==> flow/design.v <==
module ALU (
    input         clk,         
    input         rst,         
    input         i_vld,       
    input  [31:0] i_a,         
    input  [31:0] i_b,         
    input         opcode,      
    output reg [31:0] o_res,   
    output reg    o_res_vld,   
    output reg    overflow     
);
reg         i_vld_stage1;
reg [31:0]  i_a_stage1, i_b_stage1;
reg         opcode_stage1;
always @(posedge clk or posedge rst) begin
    if (rst) begin
        i_vld_stage1  <= 1'b0;
        i_a_stage1    <= 32'b0;
        i_b_stage1    <= 32'b0;
        opcode_stage1 <= 1'b0;
    end else begin
        i_vld_stage1  <= i_vld;
        i_a_stage1    <= i_a;
        i_b_stage1    <= i_b;
        opcode_stage1 <= opcode;
    end
end
reg         opcode_stage2, opcode_stage3, opcode_stage4;
always @(posedge clk or posedge rst) begin
    if (rst) begin
        opcode_stage2 <= 1'b0;
        opcode_stage3 <= 1'b0;
        opcode_stage4 <= 1'b0;
    end else begin
        opcode_stage2 <= opcode_stage1;
        opcode_stage3 <= opcode_stage2;
        opcode_stage4 <= opcode_stage3;
    end
end
wire [31:0] add_res, mul_res;
wire        add_vld, mul_vld;
wire        add_ovf,  mul_ovf;
adder_32bit adder_inst (
    .clk        (clk),
    .rst        (rst),
    .i_vld      (i_vld_stage1),
    .i_a        (i_a_stage1),
    .i_b        (i_b_stage1),
    .o_res      (add_res),
    .o_res_vld  (add_vld),
    .overflow   (add_ovf)
);
multiplier_32bit multiplier_inst (
    .clk        (clk),
    .rst        (rst),
    .i_vld      (i_vld_stage1),
    .i_a        (i_a_stage1),
    .i_b        (i_b_stage1),
    .o_res      (mul_res),
    .o_res_vld  (mul_vld),
    .overflow   (mul_ovf)
);
always @(posedge clk or posedge rst) begin
    if (rst) begin
        o_res     <= 32'b0;
        o_res_vld <= 1'b0;
        overflow  <= 1'b0;
    end else begin
        case (opcode_stage4)
            1'b0: begin   
                o_res     <= add_res;
                o_res_vld <= add_vld;
                overflow  <= add_ovf;
            end
            1'b1: begin   
                o_res     <= mul_res;
                o_res_vld <= mul_vld;
                overflow  <= mul_ovf;
            end
            default: begin
                o_res     <= 32'b0;
                o_res_vld <= 1'b0;
                overflow  <= 1'b0;
            end
        endcase
    end
end
endmodule
module adder_32bit (
    input         clk,
    input         rst,
    input  [31:0] i_a,
    input  [31:0] i_b,
    input         i_vld,
    output reg [31:0] o_res,
    output reg    o_res_vld,
    output reg    overflow
);
wire        sign_a, sign_b;
wire [7:0]  exp_a, exp_b;
wire [23:0] man_a, man_b;   
assign sign_a = i_a[31];
assign sign_b = i_b[31];
assign exp_a  = i_a[30:23];
assign exp_b  = i_b[30:23];
assign man_a = (exp_a == 8'b0) ? {1'b0, i_a[22:0]} : {1'b1, i_a[22:0]};
assign man_b = (exp_b == 8'b0) ? {1'b0, i_b[22:0]} : {1'b1, i_b[22:0]};
wire is_nan_a  = (exp_a == 8'hFF) && (|i_a[22:0]);
wire is_nan_b  = (exp_b == 8'hFF) && (|i_b[22:0]);
wire is_inf_a  = (exp_a == 8'hFF) && (i_a[22:0] == 23'b0);
wire is_inf_b  = (exp_b == 8'hFF) && (i_b[22:0] == 23'b0);
wire is_zero_a = (i_a[30:0] == 31'b0);
wire is_zero_b = (i_b[30:0] == 31'b0);
reg         i_vld_r;
reg         sign_a_r, sign_b_r;
reg  [7:0]  exp_a_r, exp_b_r;
reg  [23:0] man_a_r, man_b_r;
reg         is_nan_a_r, is_nan_b_r;
reg         is_inf_a_r, is_inf_b_r;
reg         is_zero_a_r, is_zero_b_r;
always @(posedge clk or posedge rst) begin
    if (rst) begin
        i_vld_r     <= 1'b0;
        sign_a_r    <= 1'b0; sign_b_r    <= 1'b0;
        exp_a_r     <= 8'b0; exp_b_r     <= 8'b0;
        man_a_r     <= 24'b0; man_b_r    <= 24'b0;
        is_nan_a_r  <= 1'b0; is_nan_b_r  <= 1'b0;
        is_inf_a_r  <= 1'b0; is_inf_b_r  <= 1'b0;
        is_zero_a_r <= 1'b0; is_zero_b_r <= 1'b0;
    end else begin
        i_vld_r     <= i_vld;
        sign_a_r    <= sign_a;    sign_b_r    <= sign_b;
        exp_a_r     <= exp_a;     exp_b_r     <= exp_b;
        man_a_r     <= man_a;     man_b_r     <= man_b;
        is_nan_a_r  <= is_nan_a;  is_nan_b_r  <= is_nan_b;
        is_inf_a_r  <= is_inf_a;  is_inf_b_r  <= is_inf_b;
        is_zero_a_r <= is_zero_a; is_zero_b_r <= is_zero_b;
    end
end
wire [7:0]  exp_diff;
wire [7:0]  shift_amt;
wire [23:0] man_a_aligned, man_b_aligned;
assign exp_diff = (exp_a_r > exp_b_r) ? (exp_a_r - exp_b_r) : (exp_b_r - exp_a_r);
assign shift_amt = (exp_diff > 8'd23) ? 8'd23 : exp_diff;   
assign man_a_aligned = (exp_a_r > exp_b_r) ? man_a_r : (man_a_r >> shift_amt);
assign man_b_aligned = (exp_a_r > exp_b_r) ? (man_b_r >> shift_amt) : man_b_r;
wire [7:0]  exp_larger = (exp_a_r > exp_b_r) ? exp_a_r : exp_b_r;
wire        op_add_sub;   
wire [24:0] sum_raw;      
wire        sign_sum;
assign op_add_sub = sign_a_r ^ sign_b_r;   
assign sum_raw = (sign_a_r == sign_b_r) ? 
                 {1'b0, man_a_aligned} + {1'b0, man_b_aligned} :   
                 (man_a_aligned >= man_b_aligned) ? 
                 {1'b0, man_a_aligned - man_b_aligned} :           
                 {1'b0, man_b_aligned - man_a_aligned};            
assign sign_sum = (sign_a_r == sign_b_r) ? sign_a_r :            
                  (man_a_aligned >= man_b_aligned) ? sign_a_r :  
                  sign_b_r;                                      
wire        add_nan = is_nan_a_r || is_nan_b_r ||
                      ((is_inf_a_r && is_inf_b_r) && (sign_a_r != sign_b_r));
reg         i_vld_r2;
reg [24:0]  sum_raw_r;
reg         sign_sum_r;
reg [7:0]   exp_larger_r;
reg         is_nan_r, is_inf_r, is_zero_r;
always @(posedge clk or posedge rst) begin
    if (rst) begin
        i_vld_r2    <= 1'b0;
        sum_raw_r   <= 25'b0;
        sign_sum_r  <= 1'b0;
        exp_larger_r <= 8'b0;
        is_nan_r    <= 1'b0;
        is_inf_r    <= 1'b0;
        is_zero_r   <= 1'b0;
    end else begin
        i_vld_r2    <= i_vld_r;
        sum_raw_r   <= sum_raw;
        sign_sum_r  <= sign_sum;
        exp_larger_r <= exp_larger;
        is_nan_r    <= add_nan;
        is_inf_r    <= (is_inf_a_r || is_inf_b_r) && !add_nan;
        is_zero_r   <= is_zero_a_r && is_zero_b_r;
    end
end
reg  [23:0] man_norm;
reg  [7:0]  exp_norm;
reg         overflow_norm;
always @(*) begin
    man_norm    = sum_raw_r[23:0];
    exp_norm    = exp_larger_r;
    overflow_norm = 1'b0;
    if (sum_raw_r[24:0] == 25'b0) begin
        man_norm = 24'b0;
        exp_norm = 8'b0;
    end
    else if (~sum_raw_r[24] && ~sum_raw_r[23]) begin   
        if (sum_raw_r[22]) begin
            man_norm = sum_raw_r[23:0] << 1;
            exp_norm = exp_larger_r - 1;
        end else if (sum_raw_r[21]) begin
            man_norm = sum_raw_r[23:0] << 2;
            exp_norm = exp_larger_r - 2;
        end else if (sum_raw_r[20]) begin
            man_norm = sum_raw_r[23:0] << 3;
            exp_norm = exp_larger_r - 3;
        end else if (sum_raw_r[19]) begin
            man_norm = sum_raw_r[23:0] << 4;
            exp_norm = exp_larger_r - 4;
        end else if (sum_raw_r[18]) begin
            man_norm = sum_raw_r[23:0] << 5;
            exp_norm = exp_larger_r - 5;
        end else if (sum_raw_r[17]) begin
            man_norm = sum_raw_r[23:0] << 6;
            exp_norm = exp_larger_r - 6;
        end else begin
            man_norm = sum_raw_r[23:0] << 7;
            exp_norm = exp_larger_r - 7;
        end
    end
    else if (sum_raw_r[24]) begin
        man_norm = sum_raw_r[24:1];
        exp_norm = exp_larger_r + 1;
        overflow_norm = (exp_norm == 8'hFF);   
    end
    if (exp_norm == 8'hFF) overflow_norm = 1'b1;
end
always @(posedge clk or posedge rst) begin
    if (rst) begin
        o_res     <= 32'b0;
        o_res_vld <= 1'b0;
        overflow  <= 1'b0;
    end else if (i_vld_r2) begin
        if (is_nan_r) begin
            o_res <= 32'h7FC0_0000;   
            overflow <= 1'b1;
        end
        else if (is_inf_r) begin
            o_res <= {sign_sum_r, 8'hFF, 23'b0};   
            overflow <= 1'b1;
        end
        else if (is_zero_r) begin
            o_res <= {sign_sum_r, 31'b0};   
            overflow <= 1'b0;
        end
        else if (overflow_norm) begin
            o_res <= {sign_sum_r, 8'hFF, 23'b0};   
            overflow <= 1'b1;
        end
        else begin
            o_res <= {sign_sum_r, exp_norm, man_norm[22:0]};
            overflow <= 1'b0;
        end
        o_res_vld <= 1'b1;
    end else begin
        o_res_vld <= 1'b0;
        o_res     <= 32'b0;
        overflow  <= 1'b0;
    end
end
endmodule
module multiplier_32bit (
    input         clk,
    input         rst,
    input  [31:0] i_a,
    input  [31:0] i_b,
    input         i_vld,
    output reg [31:0] o_res,
    output reg    o_res_vld,
    output reg    overflow
);
wire        sign_a, sign_b;
wire [7:0]  exp_a, exp_b;
wire [23:0] man_a, man_b;
assign sign_a = i_a[31];
assign sign_b = i_b[31];
assign exp_a  = i_a[30:23];
assign exp_b  = i_b[30:23];
assign man_a  = (exp_a == 8'b0) ? {1'b0, i_a[22:0]} : {1'b1, i_a[22:0]};
assign man_b  = (exp_b == 8'b0) ? {1'b0, i_b[22:0]} : {1'b1, i_b[22:0]};
wire is_nan_a  = (exp_a == 8'hFF) && (|i_a[22:0]);
wire is_nan_b  = (exp_b == 8'hFF) && (|i_b[22:0]);
wire is_inf_a  = (exp_a == 8'hFF) && (i_a[22:0] == 23'b0);
wire is_inf_b  = (exp_b == 8'hFF) && (i_b[22:0] == 23'b0);
wire is_zero_a = (i_a[30:0] == 31'b0);
wire is_zero_b = (i_b[30:0] == 31'b0);
reg         i_vld_r;
reg         sign_a_r, sign_b_r;
reg  [7:0]  exp_a_r, exp_b_r;
reg  [23:0] man_a_r, man_b_r;
reg         is_nan_a_r, is_nan_b_r;
reg         is_inf_a_r, is_inf_b_r;
reg         is_zero_a_r, is_zero_b_r;
always @(posedge clk or posedge rst) begin
    if (rst) begin
        i_vld_r     <= 1'b0;
        sign_a_r    <= 1'b0; sign_b_r    <= 1'b0;
        exp_a_r     <= 8'b0; exp_b_r     <= 8'b0;
        man_a_r     <= 24'b0; man_b_r    <= 24'b0;
        is_nan_a_r  <= 1'b0; is_nan_b_r  <= 1'b0;
        is_inf_a_r  <= 1'b0; is_inf_b_r  <= 1'b0;
        is_zero_a_r <= 1'b0; is_zero_b_r <= 1'b0;
    end else begin
        i_vld_r     <= i_vld;
        sign_a_r    <= sign_a;    sign_b_r    <= sign_b;
        exp_a_r     <= exp_a;     exp_b_r     <= exp_b;
        man_a_r     <= man_a;     man_b_r     <= man_b;
        is_nan_a_r  <= is_nan_a;  is_nan_b_r  <= is_nan_b;
        is_inf_a_r  <= is_inf_a;  is_inf_b_r  <= is_inf_b;
        is_zero_a_r <= is_zero_a; is_zero_b_r <= is_zero_b;
    end
end
wire [47:0] product_raw;   
wire        sign_res;
wire [7:0]  exp_raw;
wire [7:0]  exp_calc;
wire        overflow_calc;
wire [23:0] man_rounded;
wire [22:0] man_final;
assign sign_res = sign_a_r ^ sign_b_r;   
assign product_raw = man_a_r * man_b_r;  
assign exp_raw = exp_a_r + exp_b_r - 8'd127;
wire product_msb = product_raw[47];   
wire [47:0] product_shifted = product_msb ? product_raw >> 1 : product_raw;
assign exp_calc = product_msb ? exp_raw + 1 : exp_raw;
wire guard_bit    = product_shifted[23];
wire sticky_bit   = |product_shifted[22:0];
wire round_up     = guard_bit && (sticky_bit || product_shifted[24]);
assign man_rounded = product_shifted[47:24] + round_up;
wire carry_round = man_rounded[23];   
assign man_final = carry_round ? man_rounded[23:1] : man_rounded[22:0];
wire [7:0] exp_final = carry_round ? exp_calc + 1 : exp_calc;
assign overflow_calc = (exp_final == 8'hFF) || (exp_raw > 8'd254);
wire        mul_nan = is_nan_a_r || is_nan_b_r ||
                      ((is_inf_a_r && is_zero_b_r) || (is_zero_a_r && is_inf_b_r));
reg         i_vld_r2;
reg         sign_res_r;
reg [7:0]   exp_final_r;
reg [22:0]  man_final_r;
reg         overflow_calc_r;
reg         is_nan_r, is_inf_r, is_zero_r;
always @(posedge clk or posedge rst) begin
    if (rst) begin
        i_vld_r2        <= 1'b0;
        sign_res_r      <= 1'b0;
        exp_final_r     <= 8'b0;
        man_final_r     <= 23'b0;
        overflow_calc_r <= 1'b0;
        is_nan_r        <= 1'b0;
        is_inf_r        <= 1'b0;
        is_zero_r       <= 1'b0;
    end else begin
        i_vld_r2        <= i_vld_r;
        sign_res_r      <= sign_res;
        exp_final_r     <= exp_final;
        man_final_r     <= man_final;
        overflow_calc_r <= overflow_calc;
        is_nan_r        <= mul_nan;
        is_inf_r        <= (is_inf_a_r || is_inf_b_r) && !mul_nan;
        is_zero_r       <= is_zero_a_r || is_zero_b_r;
    end
end
always @(posedge clk or posedge rst) begin
    if (rst) begin
        o_res     <= 32'b0;
        o_res_vld <= 1'b0;
        overflow  <= 1'b0;
    end else if (i_vld_r2) begin
        if (is_nan_r) begin
            o_res <= 32'h7FC0_0000;   
            overflow <= 1'b1;
        end
        else if (is_inf_r) begin
            o_res <= {sign_res_r, 8'hFF, 23'b0};   
            overflow <= 1'b1;
        end
        else if (is_zero_r) begin
            o_res <= {sign_res_r, 31'b0};   
            overflow <= 1'b0;
        end
        else if (overflow_calc_r) begin
            o_res <= {sign_res_r, 8'hFF, 23'b0};   
            overflow <= 1'b1;
        end
        else begin
            o_res <= {sign_res_r, exp_final_r, man_final_r};
            overflow <= 1'b0;
        end
        o_res_vld <= 1'b1;
    end else begin
        o_res_vld <= 1'b0;
        o_res     <= 32'b0;
        overflow  <= 1'b0;
    end
end
endmodule
# From RTL to reports: ALU
# Tool output for the design above, in the order of the flow.
# Lines are those of the file above, counted from 1.
# Library cell names are shortened.
# Not given: n/a
dict set report design {
  top_module {ALU}
  clk_port {clk}
  lib {sky130hd}
  pvt_corner {tt_025C_1v80}
}

# Word-level counts
# Yosys after proc, flatten, opt, wreduce and memory -nomap, before mapping. Enables and synchronous resets that opt folds into registers are not counted as muxes. Memory bits, and registers merged into a memory's read port (data or address), are not among the register bits. Print and check cells are not counted. Equal cells are merged and count once.
dict set report word_totals {
  ff_bits 317
  in_bits 68
  output_inout_bits 34
  wordCells 171
}
dict set report classes {
  addsub 18
  mul 1
  n_cmp 4
  equal 7
  n_shift 2
  n_mux 60
  logic 4
  reduce_logical 33
}
# operator n
set ops {}
lappend ops {{24-bit by 24-bit multiplier with 48-bit output} 1}
lappend ops {{23-bit two-way mux} 10}
lappend ops {{31-bit two-way mux} 6}
lappend ops {{32-bit two-way mux} 4}
lappend ops {{24-bit two-way mux} 5}
lappend ops {{8-bit two-way mux} 14}
lappend ops {{23-bit OR reduction} 3}
lappend ops {{32-bit case mux with 2-bit select} 1}
lappend ops {{31-bit logical NOT} 2}
lappend ops {{24-bit subtractor} 2}
lappend ops {{24-bit by 8-bit right shift with 24-bit output} 2}
lappend ops {{47-bit two-way mux} 1}
lappend ops {{23-bit logical NOT} 2}
lappend ops {{8-bit equality test with constant B} 5}
lappend ops {{8-bit by 3-bit subtractor with 8-bit output with constant B} 4}
lappend ops {{24-bit by 24-bit adder with 25-bit output} 1}
lappend ops {{25-bit logical NOT} 1}
lappend ops {{25-bit two-way mux} 1}
lappend ops {{24-bit by 1-bit adder with 24-bit output} 1}
lappend ops {{24-bit >= comparator} 1}
lappend ops {{8-bit by 1-bit adder with 8-bit output with constant B} 3}
lappend ops {{1-bit two-way mux} 17}
lappend ops {{8-bit by 2-bit subtractor with 8-bit output with constant B} 2}
lappend ops {{8-bit subtractor} 2}
lappend ops {{8-bit logical NOT} 2}
lappend ops {{1-bit logical AND} 13}
lappend ops {{1-bit logical OR} 8}
lappend ops {{8-bit by 1-bit subtractor with 8-bit output with constant B} 1}
# Other operator kinds: 11; their cells: 14.

# Longest topological paths
# Depth = most cells in a row (Yosys ltp): at word level without a register or memory, in the mapped netlist without a sequential cell, where the memories' decode and read muxes count.
dict set report depth {
  depth_word 16
  ABC_AREA 0
  mapped_depth 38
  depth_no_buf 33
}

# Mapped cells and area
# Source: synth_stat.txt of the flow (Yosys; design flattened, memories mapped). It holds for the ABC_AREA given above (unset counts as 0); a run with the other value may have another netlist.
dict set report mapped {
  stdcells 4469
  yosys_area_um2 39505.4
  sequential_area_um2 7932.6
  ffs 317
  buf_cells 275
}
# type n area_total_um2
set types {}
lappend types {fa_1 488 9769.37}
lappend types {dfrtp_1 317 7.93E+03}
lappend types {ha_1 289 3.62E+03}
lappend types {inv_1 659 2.47E+03}
lappend types {and2_1 318 1.99E+03}
lappend types {nand2_1 528 1.98E+03}
lappend types {a21oi_1 209 1.05E+03}
lappend types {o21ai_0 177 885.85}
lappend types {clkbuf_1 235 882.096}
lappend types {nor2_1 217 814.531}
lappend types {mux2i_1 74 740.71}
lappend types {xnor2_1 83 726.947}
lappend types {mux2_2 53 596.822}
lappend types {a211oi_1 75 563.04}
lappend types {a21o_1 49 367.853}
lappend types {a22oi_1 41 307.795}
lappend types {o211ai_1 36 270.259}
lappend types {xor2_1 29 253.994}
# Other cell types: 89; their cells: 592.
# By module: a second synthesis without flattening, with its own total; a netlist apart from the flattened one above.
dict set report unflattened {
  cells_unflattened 4636
  hier_area_um2 42240.5
}
# Each row is one instance without its submodules.
# mod n_inst cells area_um2 mod_seq_area_um2
set modules {}
lappend modules {multiplier_32bit 1 2795 25737.2 3603.5}
lappend modules {adder_32bit 1 1699 13355.3 3628.5}
lappend modules {ALU 1 142 3148.0 2577.5}

# Path before layout
# Source: OpenSTA report_checks on the synthesized netlist (no wires, ideal clock, input and output delay 20% of the period each), path of least setup slack; recovery checks are left aside. Register names are those of the netlist, which keeps one name where synthesis merged equal registers.
dict set report synth_path {
  path_kind {reg-to-reg}
  start {register (name not given)}
  end {register multiplier_inst.man_final_r[17]}
  clock_period_ns 9.0
  setup_time_ns 0.138
  t_first_pin_ns 0.000
  arrival_ns 8.804
  required_ns 8.862
  slack_ns 0.058
  path_delay_ns 8.942
  driving_pins 37
  n_path_buf 6
  period_less_setup_slack_ns 8.942
}
# "path_delay_ns" = arrival - input delay + setup time.
# "driving_pins": output pins that drive a net of the path, with the launching flip-flop's if there is one; two outputs of one cell count as two.
# "period_less_setup_slack_ns" is the clock period less the worst setup slack; recovery checks do not enter. This is arithmetic on one report: input and output delays are still those of the set period (20% each).
# The rows between start and end are the longest chain of elaborated cells between them; the timing report does not say that the signal goes this way. Where chains are equally long, one stands for them.
# A line is the first line of the expression or statement that the cell stems from. Yosys adds cells for indexed reads and writes and turns some case tables into memories.
dict set report synth_via {
  path_cell_list {dfrtp_1 > clkbuf_1 > clkbuf_1 > nand2_1 > fa_1 > inv_1 > fa_1 > inv_1 > fa_1 > fa_1 > inv_1 > fa_1 > fa_1 > inv_1 > fa_1 > inv_1 > ha_1 > buf_2 > and3_1 > and2_1 > and3_1 > o2111a_1 > nor4_4 > nor3_1 > o21ai_2 > clkbuf_1 > clkbuf_1 > buf_1 > nor2_1 > a21oi_1 > ha_1 > o2111a_1 > o2111ai_1 > nor4b_1 > o32ai_1 > nand2_1 > o211ai_1}
  elab_chain_len 7
  cells_between 7
  lines_between 6
  classes_between {1 x add/sub; 1 x mul; 2 x mux; 3 x reduce/logical}
}
# item line_no
set synth_lines {}
lappend synth_lines {{24-bit by 24-bit multiplier with 48-bit output} 321}
lappend synth_lines {{47-bit two-way mux} 324}
lappend synth_lines {{23-bit OR reduction} 327}
lappend synth_lines {{1-bit logical OR} 328}
lappend synth_lines {{1-bit logical AND} 328}
lappend synth_lines {{24-bit by 1-bit adder with 24-bit output} 329}
lappend synth_lines {{23-bit two-way mux} 331} ;# assign man_final = carry_round ? man_rounded[23:1] : man_rounded[22:0];
lappend synth_lines {{to (assign)} 347} ;# man_final_r     <= 23'b0;
lappend synth_lines {{to (assign)} 356} ;# man_final_r     <= man_final;
lappend synth_lines {{to (decl)} 339} ;# reg [22:0]  man_final_r;

# Worst path after layout
# Path of least setup slack in the final report of entry A (OpenROAD, finished layout, wires in). Where an end is a register, its clock arrival counts in the times.
dict set report layout_path {
  path_kind {reg-to-reg}
  start {register (name not given)}
  end {register multiplier_inst.man_final_r[1]}
  clock_period_ns 11.6
  setup_time_ns 0.11
  t_first_pin_ns 0.58
  arrival_ns 9.02
  required_ns 12.04
  slack_ns 3.02
  driving_pins 29
  n_path_buf 4
}
# The rows between start and end are the longest chain of elaborated cells between them; the timing report does not say that the signal goes this way. Where chains are equally long, one stands for them.
dict set report layout_via {
  path_cell_list {dfrtp_4 > buf_4 > and2_1 > fa_1 > inv_1 > fa_1 > inv_1 > fa_1 > inv_1 > fa_1 > fa_1 > inv_1 > fa_1 > ha_1 > ha_1 > a21oi_1 > o21ai_0 > a221oi_2 > o31ai_1 > a221o_1 > a31oi_4 > o21ai_1 > xnor2_2 > or4b_4 > buf_4 > nor2_4 > buf_12 > buf_4 > mux2_2}
  elab_chain_len 7
  cells_between 7
  lines_between 6
  classes_between {1 x add/sub; 1 x mul; 2 x mux; 3 x reduce/logical}
}
# item line_no
set layout_lines {}
lappend layout_lines {{24-bit by 24-bit multiplier with 48-bit output} 321}
lappend layout_lines {{47-bit two-way mux} 324}
lappend layout_lines {{23-bit OR reduction} 327}
lappend layout_lines {{1-bit logical OR} 328}
lappend layout_lines {{1-bit logical AND} 328}
lappend layout_lines {{24-bit by 1-bit adder with 24-bit output} 329}
lappend layout_lines {{23-bit two-way mux} 331} ;# assign man_final = carry_round ? man_rounded[23:1] : man_rounded[22:0];
lappend layout_lines {{to (assign)} 347} ;# man_final_r     <= 23'b0;
lappend layout_lines {{to (assign)} 356} ;# man_final_r     <= man_final;
lappend layout_lines {{to (decl)} 339} ;# reg [22:0]  man_final_r;

Flow measurements of ALU on sky130hd: 3 stored runs with different settings, listed in no order. Input and output delays are each 20% of the period that was set; the output load is 0.01 pF.
"clock_period_reached_ns" is the run's clock period less its worst setup slack. It is reckoned from that one timing run; input and output delays stay at 20% of the period that was set.
"worst_path_ns": the worst setup path's part of the clock period (all of it between registers, 20% less for each end at a port) less its slack. A launch clock that arrives late makes it longer, a capture clock that arrives late makes it shorter.

# entry A
==> flow/run.sh <==
#!/bin/bash
# the make line also repeats the synthesis and layout settings of config.mk as NAME=value (left out here)
make -C /OpenROAD-flow-scripts/flow DESIGN_CONFIG=/design/flow/config.mk WORK_HOME=/design/flow/orfs CLKGATE_MAP_FILE= finish
==> flow/config.mk <==
export PLATFORM = sky130hd
export DESIGN_NAME = ALU
export DESIGN_NICKNAME = ALU
export VERILOG_FILES = /design/flow/design.v
export SDC_FILE = /design/flow/constraint.sdc
export NUM_CORES = 4
export LEC_CHECK = 0
export CAP_MARGIN = 20
export CELL_PAD_IN_SITES_DETAIL_PLACEMENT = 0
export CORE_ASPECT_RATIO = 0.95
export CORE_MARGIN = 2
export CORE_UTILIZATION = 36
export CTS_CLUSTER_DIAMETER = 261
export GPL_ROUTABILITY_DRIVEN = 1
export MAX_ROUTING_LAYER = met5
export MIN_ROUTING_LAYER = met2
export PLACE_DENSITY_LB_ADDON = 0.06
export SETUP_SLACK_MARGIN = 2.84
export SLEW_MARGIN = 5
==> flow/constraint.sdc <==
create_clock -name core_clock -period 11.6 [get_ports {clk}]
set_input_delay 2.3200 -clock core_clock [delete_from_list [all_inputs] [get_ports {clk}]]
set_output_delay 2.3200 -clock core_clock [all_outputs]
set_load 0.01 [all_outputs]

==> entry A: results <==
post_synth_area_um2=39505.4
design_die_area_um2=112403.0
layout_stdcell_area_um2=46276.9
finish.utilization_pct=42.5
ws_setup_ns=3.023
setup_tns_ns=0.000
timing.hold.ws_ns=0.341
clock_period_reached_ns=8.577
worst_path_ns=8.58
critical_path_kind="reg-to-reg"

# entry B
==> flow/run.sh <==
#!/bin/bash
# the make line also repeats the synthesis and layout settings of config.mk as NAME=value (left out here)
make -C /OpenROAD-flow-scripts/flow DESIGN_CONFIG=/design/flow/config.mk WORK_HOME=/design/flow/orfs CLKGATE_MAP_FILE= finish
==> flow/config.mk <==
export PLATFORM = sky130hd
export DESIGN_NAME = ALU
export DESIGN_NICKNAME = ALU
export VERILOG_FILES = /design/flow/design.v
export SDC_FILE = /design/flow/constraint.sdc
export NUM_CORES = 4
export LEC_CHECK = 0
export CAP_MARGIN = 20
export CORE_MARGIN = 2
export CORE_UTILIZATION = 21
export GPL_ROUTABILITY_DRIVEN = 1
export MAX_ROUTING_LAYER = met5
export PLACE_DENSITY_LB_ADDON = 0.06
export SETUP_SLACK_MARGIN = 0.27
export SLEW_MARGIN = 20
==> flow/constraint.sdc <==
create_clock -name core_clock -period 4.96 [get_ports {clk}]
set_input_delay 0.9920 -clock core_clock [delete_from_list [all_inputs] [get_ports {clk}]]
set_output_delay 0.9920 -clock core_clock [all_outputs]
set_load 0.01 [all_outputs]

==> entry B: results <==
post_synth_area_um2=39505.4
design_die_area_um2=191608.0
layout_stdcell_area_um2=56925.8
finish.utilization_pct=30.4
ws_setup_ns=-3.256
setup_tns_ns=-158.957
timing.hold.ws_ns=0.349
clock_period_reached_ns=8.216
worst_path_ns=8.22
critical_path_kind="reg-to-reg"

# entry C
==> flow/run.sh <==
#!/bin/bash
# the make line also repeats the synthesis and layout settings of config.mk as NAME=value (left out here)
make -C /OpenROAD-flow-scripts/flow DESIGN_CONFIG=/design/flow/config.mk WORK_HOME=/design/flow/orfs CLKGATE_MAP_FILE= finish
==> flow/config.mk <==
export PLATFORM = sky130hd
export DESIGN_NAME = ALU
export DESIGN_NICKNAME = ALU
export VERILOG_FILES = /design/flow/design.v
export SDC_FILE = /design/flow/constraint.sdc
export NUM_CORES = 4
export LEC_CHECK = 0
export ABC_AREA = 1
export CAP_MARGIN = 20
export CELL_PAD_IN_SITES_GLOBAL_PLACEMENT = 1
export CORE_ASPECT_RATIO = 1.8
export CORE_MARGIN = 2
export CORE_UTILIZATION = 46
export CTS_CLUSTER_DIAMETER = 39
export GPL_ROUTABILITY_DRIVEN = 1
export GPL_TIMING_DRIVEN = 0
export HOLD_SLACK_MARGIN = 0.24
export PLACE_DENSITY_LB_ADDON = 0.17
export SETUP_SLACK_MARGIN = 0.96
export SLEW_MARGIN = 15
==> flow/constraint.sdc <==
create_clock -name core_clock -period 9.0 [get_ports {clk}]
set_input_delay 1.8000 -clock core_clock [delete_from_list [all_inputs] [get_ports {clk}]]
set_output_delay 1.8000 -clock core_clock [all_outputs]
set_load 0.01 [all_outputs]

==> entry C: results <==
post_synth_area_um2=41649.9
design_die_area_um2=93070.9
layout_stdcell_area_um2=48026.1
finish.utilization_pct=53.4
ws_setup_ns=0.979
setup_tns_ns=0.000
timing.hold.ws_ns=0.351
clock_period_reached_ns=8.021
worst_path_ns=8.02
critical_path_kind="reg-to-reg"
